==> flow/design.v <==
`timescale 1ns / 1ps
module top_module(
    input  wire        clkr,
    input  wire        rst,
    input  wire        rxr,
    input  wire [4:0]  btnr,
    output wire        spr,
    output wire [7:0]  hr,
    output wire [7:0]  mr,
    output wire [4:0]  date,
    output wire [4:0]  month,
    output wire [7:0]  year,
    output wire [6:0]  seg,
    output wire [3:0]  an,
    output wire        dp
);
    reg [4:0] btnr_prev;
    reg [4:0] btnr_sync;
    wire btn_time_edge;
    wire btn_date_edge;
    wire btn_stopwatch;
    wire btn_sw_reset;       
    wire btn_sw_startstop;   
    always @(posedge clkr) begin
        if (rst) begin
            btnr_sync <= 5'b0;
            btnr_prev <= 5'b0;
        end else begin
            btnr_sync <= btnr;
            btnr_prev <= btnr_sync;
        end
    end
    assign btn_time_edge = btnr_sync[0] && !btnr_prev[0];
    assign btn_date_edge = btnr_sync[1] && !btnr_prev[1];
    assign btn_stopwatch = btnr_sync[2];   
    assign btn_sw_reset = btnr_sync[3] && !btnr_prev[3];      
    assign btn_sw_startstop = btnr_sync[4] && !btnr_prev[4];  
    reg tx_start;
    reg [7:0] tx_data;
    wire tx_busy;
    wire tx_out;
    uart_tx #(
        .BAUD_RATE(9600),
        .CLOCK_FREQ(153_600)
    ) uart_tx_inst (
        .clk(clkr),
        .rst(rst),
        .tx_start(tx_start),
        .tx_data(tx_data),
        .tx(tx_out),
        .tx_busy(tx_busy)
    );
    assign spr = tx_out;
    reg [1:0] tx_state;
    localparam TX_IDLE = 0, TX_WAIT_BUSY = 1, TX_WAIT_DONE = 2;
    always @(posedge clkr) begin
        if (rst) begin
            tx_state <= TX_IDLE;
            tx_start <= 0;
        end else
        case(tx_state)
            TX_IDLE: begin
                tx_start <= 0;
                if (btn_time_edge) begin
                    tx_data <= 8'd0;
                    tx_start <= 1;
                    tx_state <= TX_WAIT_BUSY;
                end
                else if (btn_date_edge) begin
                    tx_data <= 8'd1;
                    tx_start <= 1;
                    tx_state <= TX_WAIT_BUSY;
                end
            end
            TX_WAIT_BUSY: begin
                tx_start <= 0;
                if (tx_busy) begin
                    tx_state <= TX_WAIT_DONE;
                end
            end
            TX_WAIT_DONE: begin
                if (!tx_busy) begin
                    tx_state <= TX_IDLE;
                end
            end
            default: tx_state <= TX_IDLE;
        endcase
    end
    wire rx_ready;
    wire [7:0] rx_data;
    uart_rx #(
        .BAUD_RATE(9600),
        .CLOCK_FREQ(153_600)
    ) uart_rx_inst (
        .clk(clkr),
        .rst(rst),
        .rx(rxr),
        .rx_ready(rx_ready),
        .rx_data(rx_data)
    );
    reg [2:0] rx_state;
    reg [1:0] byte_count;
    localparam RX_IDLE = 0, RX_TIME = 1, RX_DATE = 2;
    reg [7:0] hr_reg, mr_reg, sec_reg;
    reg [4:0] date_reg, month_reg;
    reg [7:0] year_reg;
    assign hr = hr_reg;
    assign mr = mr_reg;
    assign date = date_reg;
    assign month = month_reg;
    assign year = year_reg;
    reg [9:0] clk_1hz_counter;
    reg clk_1hz_pulse;
    always @(posedge clkr) begin
        if (rst) begin
            clk_1hz_counter <= 0;
            clk_1hz_pulse <= 0;
        end else if (clk_1hz_counter == 1_000 - 1) begin
            clk_1hz_counter <= 0;
            clk_1hz_pulse <= 1;
        end else begin
            clk_1hz_counter <= clk_1hz_counter + 1;
            clk_1hz_pulse <= 0;
        end
    end
    always @(posedge clkr) begin
        if (rst) begin
            rx_state <= RX_IDLE;
            byte_count <= 0;
            hr_reg <= 0;
            mr_reg <= 0;
            sec_reg <= 0;
            date_reg <= 0;
            month_reg <= 0;
            year_reg <= 0;
        end else
        case(rx_state)
            RX_IDLE: begin
                byte_count <= 0;
                if (btn_time_edge) begin
                    rx_state <= RX_TIME;
                end
                else if (btn_date_edge) begin
                    rx_state <= RX_DATE;
                end
                else if (clk_1hz_pulse) begin
                    if (sec_reg == 59) begin
                        sec_reg <= 0;
                        if (mr_reg == 59) begin
                            mr_reg <= 0;
                            if (hr_reg == 23) begin
                                hr_reg <= 0;
                            end else begin
                                hr_reg <= hr_reg + 1;
                            end
                        end else begin
                            mr_reg <= mr_reg + 1;
                        end
                    end else begin
                        sec_reg <= sec_reg + 1;
                    end
                end
            end
            RX_TIME: begin
                if (rx_ready) begin
                    case(byte_count)
                        2'd0: hr_reg <= rx_data;
                        2'd1: mr_reg <= rx_data;
                        2'd2: sec_reg <= rx_data;
                    endcase
                    if (byte_count == 2'd2) begin
                        rx_state <= RX_IDLE;
                    end else begin
                        byte_count <= byte_count + 1;
                    end
                end
            end
            RX_DATE: begin
                if (rx_ready) begin
                    case(byte_count)
                        2'd0: date_reg <= rx_data[4:0];
                        2'd1: month_reg <= rx_data[4:0];
                        2'd2: year_reg <= rx_data;
                    endcase
                    if (byte_count == 2'd2) begin
                        rx_state <= RX_IDLE;
                    end else begin
                        byte_count <= byte_count + 1;
                    end
                end
            end
            default: rx_state <= RX_IDLE;
        endcase
    end
    wire [6:0] seg_sw;
    wire [3:0] an_sw;
    wire dp_sw;
    stopwatch_simple sw_inst (
        .CLK100MHZ(clkr),
        .rst(rst),
        .btn_reset(btn_sw_reset),
        .btn_startstop(btn_sw_startstop),
        .seg(seg_sw),
        .an(an_sw),
        .dp(dp_sw)
    );
    wire [6:0] seg_time;
    wire [3:0] an_time;
    wire dp_time;
    reg display_mode;
    always @(posedge clkr) begin
        if (rst) begin
            display_mode <= 0;
        end else if (btn_time_edge) begin
            display_mode <= 0;   
        end else if (btn_date_edge) begin
            display_mode <= 1;   
        end
    end
    seven_seg_display display_inst (
        .clk(clkr),
        .rst(rst),
        .hr(hr_reg),
        .mr(mr_reg),
        .date(date_reg),
        .month(month_reg),
        .mode(display_mode),
        .seg(seg_time),
        .an(an_time),
        .dp(dp_time)
    );
    assign seg = btn_stopwatch ? seg_sw : seg_time;
    assign an = btn_stopwatch ? an_sw : an_time;
    assign dp = btn_stopwatch ? dp_sw : dp_time;
endmodule
module seven_seg_display(
    input wire clk,
    input wire rst,
    input wire [7:0] hr,
    input wire [7:0] mr,
    input wire [4:0] date,
    input wire [4:0] month,
    input wire mode,   
    output reg [6:0] seg,
    output reg [3:0] an,
    output wire dp
);
    assign dp = 1'b1;   
    wire [3:0] hr_tens = hr / 10;
    wire [3:0] hr_ones = hr % 10;
    wire [3:0] mr_tens = mr / 10;
    wire [3:0] mr_ones = mr % 10;
    wire [3:0] date_tens = date / 10;
    wire [3:0] date_ones = date % 10;
    wire [3:0] month_tens = month / 10;
    wire [3:0] month_ones = month % 10;
    reg [1:0] digit_select;
    reg [5:0] refresh_counter;
    always @(posedge clk) begin
        if (rst) begin
            refresh_counter <= 0;
            digit_select <= 0;
        end else begin
        refresh_counter <= refresh_counter + 1;
        if (refresh_counter == 50) begin
            refresh_counter <= 0;
            digit_select <= digit_select + 1;
        end
        end
    end
    reg [3:0] bcd_digit;
    always @(*) begin
        if (mode == 0) begin
            case(digit_select)
                2'b00: begin an = 4'b1110; bcd_digit = mr_ones; end
                2'b01: begin an = 4'b1101; bcd_digit = mr_tens; end
                2'b10: begin an = 4'b1011; bcd_digit = hr_ones; end
                2'b11: begin an = 4'b0111; bcd_digit = hr_tens; end
            endcase
        end else begin
            case(digit_select)
                2'b00: begin an = 4'b1110; bcd_digit = month_ones; end
                2'b01: begin an = 4'b1101; bcd_digit = month_tens; end
                2'b10: begin an = 4'b1011; bcd_digit = date_ones; end
                2'b11: begin an = 4'b0111; bcd_digit = date_tens; end
            endcase
        end
    end
    always @(*) begin
        case(bcd_digit)
            4'd0: seg = 7'b1000000;
            4'd1: seg = 7'b1111001;
            4'd2: seg = 7'b0100100;
            4'd3: seg = 7'b0110000;
            4'd4: seg = 7'b0011001;
            4'd5: seg = 7'b0010010;
            4'd6: seg = 7'b0000010;
            4'd7: seg = 7'b1111000;
            4'd8: seg = 7'b0000000;
            4'd9: seg = 7'b0010000;
            default: seg = 7'b1111111;
        endcase
    end
endmodule
module uart_tx #(
    parameter BAUD_RATE = 9600,
    parameter CLOCK_FREQ = 100_000_000
)(
    input wire clk,
    input wire rst,
    input wire tx_start,
    input wire [7:0] tx_data,
    output reg tx,
    output reg tx_busy
);
    localparam integer CLK_PER_BIT = CLOCK_FREQ / BAUD_RATE;
    reg [3:0] clk_count;
    reg [3:0] bit_index;
    reg [7:0] tx_data_reg;
    reg [2:0] state;
    localparam IDLE = 3'd0;
    localparam START_BIT = 3'd1;
    localparam DATA_BITS = 3'd2;
    localparam STOP_BIT = 3'd3;
    always @(posedge clk) begin
        if (rst) begin
            tx <= 1'b1;
            tx_busy <= 1'b0;
            state <= IDLE;
            clk_count <= 0;
            bit_index <= 0;
        end else
        case(state)
            IDLE: begin
                tx <= 1'b1;
                clk_count <= 0;
                bit_index <= 0;
                tx_busy <= 1'b0;
                if (tx_start) begin
                    tx_data_reg <= tx_data;
                    tx_busy <= 1'b1;
                    state <= START_BIT;
                end
            end
            START_BIT: begin
                tx <= 1'b0;
                if (clk_count < CLK_PER_BIT - 1) begin
                    clk_count <= clk_count + 1;
                end else begin
                    clk_count <= 0;
                    state <= DATA_BITS;
                end
            end
            DATA_BITS: begin
                tx <= tx_data_reg[bit_index];
                if (clk_count < CLK_PER_BIT - 1) begin
                    clk_count <= clk_count + 1;
                end else begin
                    clk_count <= 0;
                    if (bit_index < 7) begin
                        bit_index <= bit_index + 1;
                    end else begin
                        bit_index <= 0;
                        state <= STOP_BIT;
                    end
                end
            end
            STOP_BIT: begin
                tx <= 1'b1;
                if (clk_count < CLK_PER_BIT - 1) begin
                    clk_count <= clk_count + 1;
                end else begin
                    clk_count <= 0;
                    state <= IDLE;
                end
            end
            default: state <= IDLE;
        endcase
    end
endmodule
module uart_rx #(
    parameter BAUD_RATE = 9600,
    parameter CLOCK_FREQ = 100_000_000
)(
    input wire clk,
    input wire rst,
    input wire rx,
    output reg rx_ready,
    output reg [7:0] rx_data
);
    localparam integer CLK_PER_BIT = CLOCK_FREQ / BAUD_RATE;
    reg [3:0] clk_count;
    reg [3:0] bit_index;
    reg [7:0] rx_data_reg;
    reg [2:0] state;
    reg rx_sync, rx_prev;
    localparam IDLE = 3'd0;
    localparam START_BIT = 3'd1;
    localparam DATA_BITS = 3'd2;
    localparam STOP_BIT = 3'd3;
    always @(posedge clk) begin
        if (rst) begin
            rx_sync <= 1'b1;
            rx_prev <= 1'b1;
        end else begin
            rx_sync <= rx;
            rx_prev <= rx_sync;
        end
    end
    always @(posedge clk) begin
        rx_ready <= 1'b0;
        if (rst) begin
            rx_data <= 8'd0;
            state <= IDLE;
            clk_count <= 0;
            bit_index <= 0;
        end else
        case(state)
            IDLE: begin
                clk_count <= 0;
                bit_index <= 0;
                if (rx_prev == 1'b1 && rx_sync == 1'b0) begin
                    state <= START_BIT;
                end
            end
            START_BIT: begin
                if (clk_count < (CLK_PER_BIT / 2) - 1) begin
                    clk_count <= clk_count + 1;
                end else begin
                    clk_count <= 0;
                    if (rx_sync == 1'b0) begin
                        state <= DATA_BITS;
                    end else begin
                        state <= IDLE;
                    end
                end
            end
            DATA_BITS: begin
                if (clk_count < CLK_PER_BIT - 1) begin
                    clk_count <= clk_count + 1;
                end else begin
                    clk_count <= 0;
                    rx_data_reg[bit_index] <= rx_sync;
                    if (bit_index < 7) begin
                        bit_index <= bit_index + 1;
                    end else begin
                        bit_index <= 0;
                        state <= STOP_BIT;
                    end
                end
            end
            STOP_BIT: begin
                if (clk_count < CLK_PER_BIT - 1) begin
                    clk_count <= clk_count + 1;
                end else begin
                    clk_count <= 0;
                    rx_ready <= 1'b1;
                    rx_data <= rx_data_reg;
                    state <= IDLE;
                end
            end
            default: state <= IDLE;
        endcase
    end
endmodule
module stopwatch_simple(
    input  wire CLK100MHZ,
    input  wire rst,
    input  wire btn_reset,       
    input  wire btn_startstop,   
    output reg  [6:0] seg,
    output reg  [3:0] an,
    output wire dp
);
    assign dp = 1'b1;   
    reg running;
    always @(posedge CLK100MHZ) begin
        if (rst || btn_reset) begin
            running <= 0;   
        end else if (btn_startstop) begin
            running <= ~running;   
        end
    end
    reg [6:0] cnt;
    reg tick_10hz;
    always @(posedge CLK100MHZ) begin
        if (rst) begin
            cnt <= 0;
            tick_10hz <= 0;
        end else if (cnt == 100 - 1) begin   
            cnt <= 0;
            tick_10hz <= 1;
        end else begin
            cnt <= cnt + 1;
            tick_10hz <= 0;
        end
    end
    reg [5:0] seconds;   
    reg [5:0] minutes;   
    reg [3:0] centisec;  
    always @(posedge CLK100MHZ) begin
        if (rst || btn_reset) begin
            seconds <= 0;
            minutes <= 0;
            centisec <= 0;
        end else if (running && tick_10hz) begin
            if (centisec == 9) begin
                centisec <= 0;
                if (seconds == 59) begin
                    seconds <= 0;
                    if (minutes == 59) begin
                        minutes <= 0;
                    end else begin
                        minutes <= minutes + 1;
                    end
                end else begin
                    seconds <= seconds + 1;
                end
            end else begin
                centisec <= centisec + 1;
            end
        end
    end
    wire [3:0] s1 = seconds % 10;
    wire [3:0] s10 = seconds / 10;
    wire [3:0] m1 = minutes % 10;
    wire [3:0] m10 = minutes / 10;
    reg [1:0] sel;
    reg [5:0] refresh_cnt;
    always @(posedge CLK100MHZ) begin
        if (rst) begin
            refresh_cnt <= 0;
            sel <= 0;
        end else begin
        refresh_cnt <= refresh_cnt + 1;
        if (refresh_cnt == 50) begin
            refresh_cnt <= 0;
            sel <= sel + 1;
        end
        end
    end
    reg [3:0] digit;
    always @(*) begin
        case(sel)
            2'b00: begin an = 4'b1110; digit = s1; end    
            2'b01: begin an = 4'b1101; digit = s10; end   
            2'b10: begin an = 4'b1011; digit = m1; end    
            2'b11: begin an = 4'b0111; digit = m10; end   
        endcase
    end
    always @(*) begin
        case(digit)
            4'd0: seg = 7'b1000000;
            4'd1: seg = 7'b1111001;
            4'd2: seg = 7'b0100100;
            4'd3: seg = 7'b0110000;
            4'd4: seg = 7'b0011001;
            4'd5: seg = 7'b0010010;
            4'd6: seg = 7'b0000010;
            4'd7: seg = 7'b1111000;
            4'd8: seg = 7'b0000000;
            4'd9: seg = 7'b0010000;
            default: seg = 7'b1111111;
        endcase
    end
endmodule
# Reports on top_module
# Module top_module before and after one edit of its RTL, step after step.
# Lines under "orig" count in the file above, lines under "edited" in the edited file.
# "delta" is "edited" less "orig", of the values as shown; "rel_change_pct" is that difference over "orig", in percent.
# Operators: Yosys type, input widths -> output width; for muxes data width and select width s.
# Library cell names are shortened.
# Not given: -
# design
top	top_module
clk_port	clkr
lib	sky130hd
pvt_corner	tt_025C_1v80

# Diff
# Unified diff, file above to edited file.
# The edited RTL no longer does the same as the RTL above: the edit was made by script, with no optimisation intended.
# begin of diff
@@ -346,5 +346,5 @@
                 tx <= 1'b0;
                 if (clk_count < CLK_PER_BIT - 1) begin
-                    clk_count <= clk_count + 1;
+                    clk_count <= clk_count | 1;
                 end else begin
                     clk_count <= 0;
# end of diff

# Word-level counts
# Yosys after proc, flatten, opt, wreduce and memory -nomap, before mapping. Memory bits, and registers merged into a memory's read port (data or address), are not among the register bits. Print and check cells are not counted. Equal cells are merged and count once.
# Memory sizes are those after Yosys's memory passes, which may raise the word count (mostly to a power of two), join words into wider ones and drop unused or constant bits.
# word_totals
element	orig	edited	delta	rel_change_pct
regBits	158	158	0	0.00
latchBits	0	0	0	-
mem_bits_rw	0	0	0	-
mem_bits_ro	224	224	0	0.00
clocked_rd_ports_x_width	0	0	0	-
mem_count	2	2	0	0.00
inputBits	8	8	0	0.00
output_inout_bits	47	47	0	0.00
elab_cells	279	282	3	1.08
# op_classes
element	orig	edited	delta	rel_change_pct
n_addsub	18	18	0	0.00
multipliers	0	0	0	-
div	12	12	0	0.00
compare	5	5	0	0.00
n_eq	54	54	0	0.00
shifts	3	3	0	0.00
muxes	81	82	1	1.23
logic	8	8	0	0.00
reduce_and_logical	56	57	1	1.79
# mem_list
element	orig	edited
mem_shapes	16 x 7 bit 1R0W; 16 x 7 bit 1R0W	16 x 7 bit 1R0W; 16 x 7 bit 1R0W
# op_table
op	orig	edited	delta	rel_change_pct
$mux 4	10	11	1	10.00
$reduce_or 2->1	9	10	1	11.11
$reduce_and 2->1	4	5	1	25.00
$pmux 4 s2	3	2	-1	-33.33
$pmux 4 s3	1	2	1	100.00
$reduce_or 3->1	1	0	-1	-100.00
$mux 8	21	21	0	0.00
$ne 2x2->1 const B	19	19	0	0.00
$mux 3	14	14	0	0.00
$reduce_and 3->1	10	10	0	0.00
$mux 1	7	7	0	0.00
$mux 2	7	7	0	0.00
$eq 2x2->1 const B	6	6	0	0.00
$logic_and 1x1->1	6	6	0	0.00
$add 4x1->4 const B	5	5	0	0.00
$eq 3x2->1 const B	5	5	0	0.00
$ne 2x1->1 const B	5	5	0	0.00
$not 1->1	5	5	0	0.00
$pmux 4 s4	5	5	0	0.00
$reduce_bool 2->1	5	5	0	0.00
$add 6x1->6 const B	4	4	0	0.00
$eq 2x1->1 const B	4	4	0	0.00
$eq 6x6->1 const B	4	4	0	0.00
$logic_not 1->1	4	4	0	0.00
$logic_not 2->1	4	4	0	0.00
$add 2x1->2 const B	3	3	0	0.00
$add 8x1->8 const B	3	3	0	0.00
$eq 3x1->1 const B	3	3	0	0.00
# The list need not be complete.

# Depth
# Yosys ltp: most cells in a row. Word level: on the elaborated netlist, between registers, memories and ports. Mapped: between sequential cells and ports; inverters and the memories' decode and read muxes count.
# logic_depth
element	orig	edited	delta	rel_change_pct
depth_word	8	8	0	0.00
abc_area	0	0	-	-
mapped_depth	24	27	3	12.50

# After synthesis
# The flow's flattened synthesis, as Yosys stat reports it; memories are mapped. The netlist is that of the ABC_AREA named above (0 if unset); the other value can give another one.
# synth_totals
element	orig	edited	delta	rel_change_pct
mapped_cells	1255	1281	26	2.07
yosys_area_mm2	0.0102698	0.0101873	-0.0000825	-0.80
seqArea_mm2	0.0033032	0.0033032	0.0000000	0.00
flip_flops	160	160	0	0.00
buffers	57	58	1	1.75
# types
cell	orig	edited	delta	rel_change_pct
mux2i_1	70	48	-22	-31.43
o21ai_0	71	86	15	21.13
and2_1	4	12	8	200.00
nand2b_1	18	25	7	38.89
inv_1	43	49	6	13.95
clkbuf_1	31	37	6	19.35
mux2_2	20	14	-6	-30.00
nand4_1	11	17	6	54.55
buf_2	7	13	6	85.71
or2_2	6	12	6	100.00
o21a_1	4	10	6	150.00
buf_6	7	2	-5	-71.43
o211ai_1	7	12	5	71.43
nand3b_1	4	9	5	125.00
a211o_1	2	7	5	250.00
a21oi_1	78	82	4	5.13
a211oi_1	20	16	-4	-20.00
nor4_1	10	6	-4	-40.00
# The list need not be complete.
# The figures by module come from a second, unflattened synthesis with its own total; it is not the netlist above.
# unflattened
element	orig	edited	delta	rel_change_pct
hier_cells	1270	1272	2	0.16
hier_area_mm2	0.010978	0.010988	0.000010	0.09
# Each row is one instance without its submodules.
# modules_orig
mod	instances	n_cells	area_mm2	mod_seq_area_mm2
top_module	1	390	0.0034984	0.0014714
stopwatch_simple	1	331	0.0027201	0.0006606
seven_seg_display	1	322	0.002361	0.0001602
uart_rx	1	139	0.0014514	0.0007007
uart_tx	1	88	0.0009472	0.0005205
# modules_edited
mod	instances	n_cells	area_mm2	mod_seq_area_mm2
top_module	1	390	0.0034984	0.0014714
stopwatch_simple	1	331	0.0027201	0.0006606
seven_seg_display	1	322	0.002361	0.0001602
uart_rx	1	139	0.0014514	0.0007007
uart_tx	1	90	0.0009572	0.0005205

# Timing after synthesis
# OpenSTA on the mapped netlist: ideal clock, no wires. The path of least setup slack (recovery checks aside). Input and output delay are each 20% of the period. Register names are those of the netlist, which keeps one name where synthesis merged equal registers.
# synth_path
element	orig	edited	delta	rel_change_pct
path_type	register -> output	register -> output	-	-
from	register display_mode	register display_inst.digit_select[0]	-	-
to	output seg[1]	output seg[4]	-	-
tclk_ns	10.0	10.0	0.0	0.00
out_delay_ns	2.000	2.000	0.000	0.00
arrival_ns	5.088	4.660	-0.428	-8.41
t_required_ns	8.000	8.000	0.000	0.00
path_slack_ns	2.912	3.340	0.428	-
path_delay_ns	5.088	4.660	-0.428	-8.41
path_stages	23	25	2	8.70
synth_period_reached_ns	7.088	6.66	-0.428	-6.04
# "path_delay_ns" = arrival - input delay + setup time.
# A path that ends at an output port has no setup time.
# "path_stages" counts driving pins, that of a launching flip-flop among them; a cell with two outputs on the path counts twice.
# "synth_period_reached_ns" = period - worst setup slack (recovery checks aside). The figure is calculated, with input and output delays left at 20% of the set period.
# The rows between start and end are the longest chain of elaborated cells between them; the timing report does not say that the signal goes this way. Where chains are equally long, one stands for them.
# Each line given opens the expression or statement behind the cell; cells for indexed reads and writes are added by Yosys, which also makes memories of some case tables.
# A memory read counts as a cell of the chain, while the word-level depth stops at memories.
# At most two assigning lines are given for a register; there are more.
# synth_between_orig
path_cell_list	dfxtp_1 > buf_6 > buf_6 > clkbuf_1 > buf_1 > or2_2 > ha_1 > o21bai_2 > ha_1 > nor3_2 > a31oi_4 > a32o_1 > a211oi_1 > nor2_2 > o311a_1 > o21ai_0 > nand2_1 > nor2_1 > xnor2_1 > mux2_2 > ha_1 > nand2b_1 > a221oi_1
elab_chain_cells	3
cells_between	3
lines_between	3
classes_between	2 x mux; 1 x memory
# synth_lines_orig
element	line_no	source
start, declared	210	reg display_mode;
start, assigned	213	display_mode <= 0;
start, assigned	215	display_mode <= 0;
$mux 4	273	if (mode == 0) begin
$mem_v2 16x7	290	case(bcd_digit)
$mux 7	232	assign seg = btn_stopwatch ? seg_sw : seg_time;
end, declared	13	output wire [6:0]  seg,
# synth_between_edited
path_cell_list	dfxtp_1 > inv_1 > ha_1 > buf_6 > buf_6 > buf_2 > mux2i_1 > nor2_1 > ha_1 > inv_1 > nand2_1 > ha_1 > a211o_1 > o21a_1 > buf_2 > o32ai_1 > a211oi_2 > a2111oi_2 > nor3_1 > nor4b_2 > a211oi_4 > inv_2 > ha_1 > and4_1 > a211oi_1
elab_chain_cells	5
cells_between	9
classes_between	3 x eq/ne; 4 x mux; 1 x reduce/logical; 1 x memory
# synth_lines_edited
element	line_no	source
start, declared	257	reg [1:0] digit_select;
start, assigned	262	digit_select <= 0;
start, assigned	267	digit_select <= digit_select + 1;
$eq 2x2->1	274	case(digit_select)
$pmux 4 s4	274
$mux 4	273	if (mode == 0) begin
$mem_v2 16x7	290	case(bcd_digit)
$mux 7	232	assign seg = btn_stopwatch ? seg_sw : seg_time;
end, declared	13	output wire [6:0]  seg,

# Worst path after layout
# From the final timing report of each run of pair A: the path of least setup slack in the routed layout; clock arrival at registers is part of the times.
# layout_path
element	orig	edited	delta	rel_change_pct
path_type	register -> output	register -> output	-	-
from	register display_inst.digit_select[0]	register sw_inst.sel[0]	-	-
to	output seg[1]	output seg[3]	-	-
tclk_ns	8.79	8.79	0.00	0.00
out_delay_ns	1.76	1.76	0.00	0.00
arrival_ns	6.25	6.00	-0.25	-4.00
t_required_ns	7.03	7.03	0.00	0.00
path_slack_ns	0.78	1.03	0.25	-
path_stages	23	20	-3	-13.04
# The rows between start and end are the longest chain of elaborated cells between them; the timing report does not say that the signal goes this way. Where chains are equally long, one stands for them.
# A memory read counts as a cell of the chain, while the word-level depth stops at memories.
# layout_between_orig
path_cell_list	dfxtp_1 > inv_1 > ha_1 > buf_4 > mux2i_1 > or2_1 > inv_1 > ha_1 > nor3_2 > a31oi_4 > a32o_1 > a211oi_1 > nor2_2 > o311a_1 > o21ai_0 > nand2_1 > nor2_1 > xnor2_1 > mux2_2 > ha_1 > nand2b_1 > a221oi_1 > clkdlybuf4s50_1
elab_chain_cells	5
cells_between	9
classes_between	3 x eq/ne; 4 x mux; 1 x reduce/logical; 1 x memory
# layout_lines_orig
element	line_no	source
start, declared	257	reg [1:0] digit_select;
start, assigned	262	digit_select <= 0;
start, assigned	267	digit_select <= digit_select + 1;
$eq 2x2->1	274	case(digit_select)
$pmux 4 s4	274
$mux 4	273	if (mode == 0) begin
$mem_v2 16x7	290	case(bcd_digit)
$mux 7	232	assign seg = btn_stopwatch ? seg_sw : seg_time;
end, declared	13	output wire [6:0]  seg,
# layout_between_edited
path_cell_list	dfxtp_1 > inv_1 > ha_1 > mux2i_1 > inv_2 > ha_1 > nand2b_1 > ha_1 > or3b_2 > a22oi_1 > mux2i_1 > o211ai_1 > and2_1 > o21ai_1 > inv_1 > ha_1 > nor2_1 > o21a_1 > a211oi_1 > clkdlybuf4s50_1
elab_chain_cells	4
cells_between	7
lines_between	3
classes_between	3 x eq/ne; 2 x mux; 1 x reduce/logical; 1 x memory
# layout_lines_edited
element	line_no	source
start, declared	528	reg [1:0] sel;
start, assigned	533	sel <= 0;
start, assigned	538	sel <= sel + 1;
$eq 2x2->1	544	case(sel)
$pmux 4 s4	544
$mem_v2 16x7	552	case(digit)
$mux 7	232	assign seg = btn_stopwatch ? seg_sw : seg_time;
end, declared	13	output wire [6:0]  seg,

# Layout results
# Runs of the flow (Yosys, OpenROAD) on both versions; the two runs of a pair have the same settings. The constraints put input and output delay at 20% of the set period each and load the outputs with 0.01 pF.
# settings_pair_A
CORE_UTILIZATION	40
period_ns	8.79
CAP_MARGIN	20
CORE_MARGIN	2
SLEW_MARGIN	20
# results_pair_A
element	orig	edited	delta	rel_change_pct
yosys.chip_area_mm2	0.0102698	0.0101873	-0.0000825	-0.80
die_mm2	0.0269731	0.0267601	-0.0002130	-0.79
final_cell_area_mm2	0.0115899	0.0115386	-0.0000513	-0.44
finalUtil_pct	46.0	46.0	0.0	-
timing.setup.ws_ns	0.784	1.031	0.247	-
setupTns_ns	0.000	0.000	0.000	-
worst_hold_slack_ns	0.434	0.425	-0.009	-
totalPower_w	0.00162	0.001662	0.000042	2.59
clock_period_reached_ns	8.006	7.759	-0.247	-3.09
# settings_pair_B
ABC_AREA	0
CELL_PAD_IN_SITES_GLOBAL_PLACEMENT	1
CORE_MARGIN	7
CORE_UTILIZATION	22
GPL_ROUTABILITY_DRIVEN	1
GPL_TIMING_DRIVEN	0
HOLD_SLACK_MARGIN	-0.09
PLACE_DENSITY	0.41
SLEW_MARGIN	25
TNS_END_PERCENT	60
period_ns	9.3
CAP_MARGIN	20
# results_pair_B
element	orig	edited	delta	rel_change_pct
yosys.chip_area_mm2	0.0102698	0.0101873	-0.0000825	-0.80
die_mm2	0.0529276	0.0525258	-0.0004018	-0.76
final_cell_area_mm2	0.0121354	0.0120078	-0.0001276	-1.05
finalUtil_pct	26.2	26.3	0.1	-
timing.setup.ws_ns	0.611	0.980	0.369	-
setupTns_ns	0.000	0.000	0.000	-
worst_hold_slack_ns	0.442	0.429	-0.013	-
totalPower_w	0.001564	0.001531	-0.000033	-2.11
clock_period_reached_ns	8.689	8.320	-0.369	-4.25
# "clock_period_reached_ns" means the clock period less the worst setup slack. The figure is calculated, with input and output delays left at 20% of the set period.
# "totalPower_w": no workload was simulated; the value follows from the tool's default switching activity.
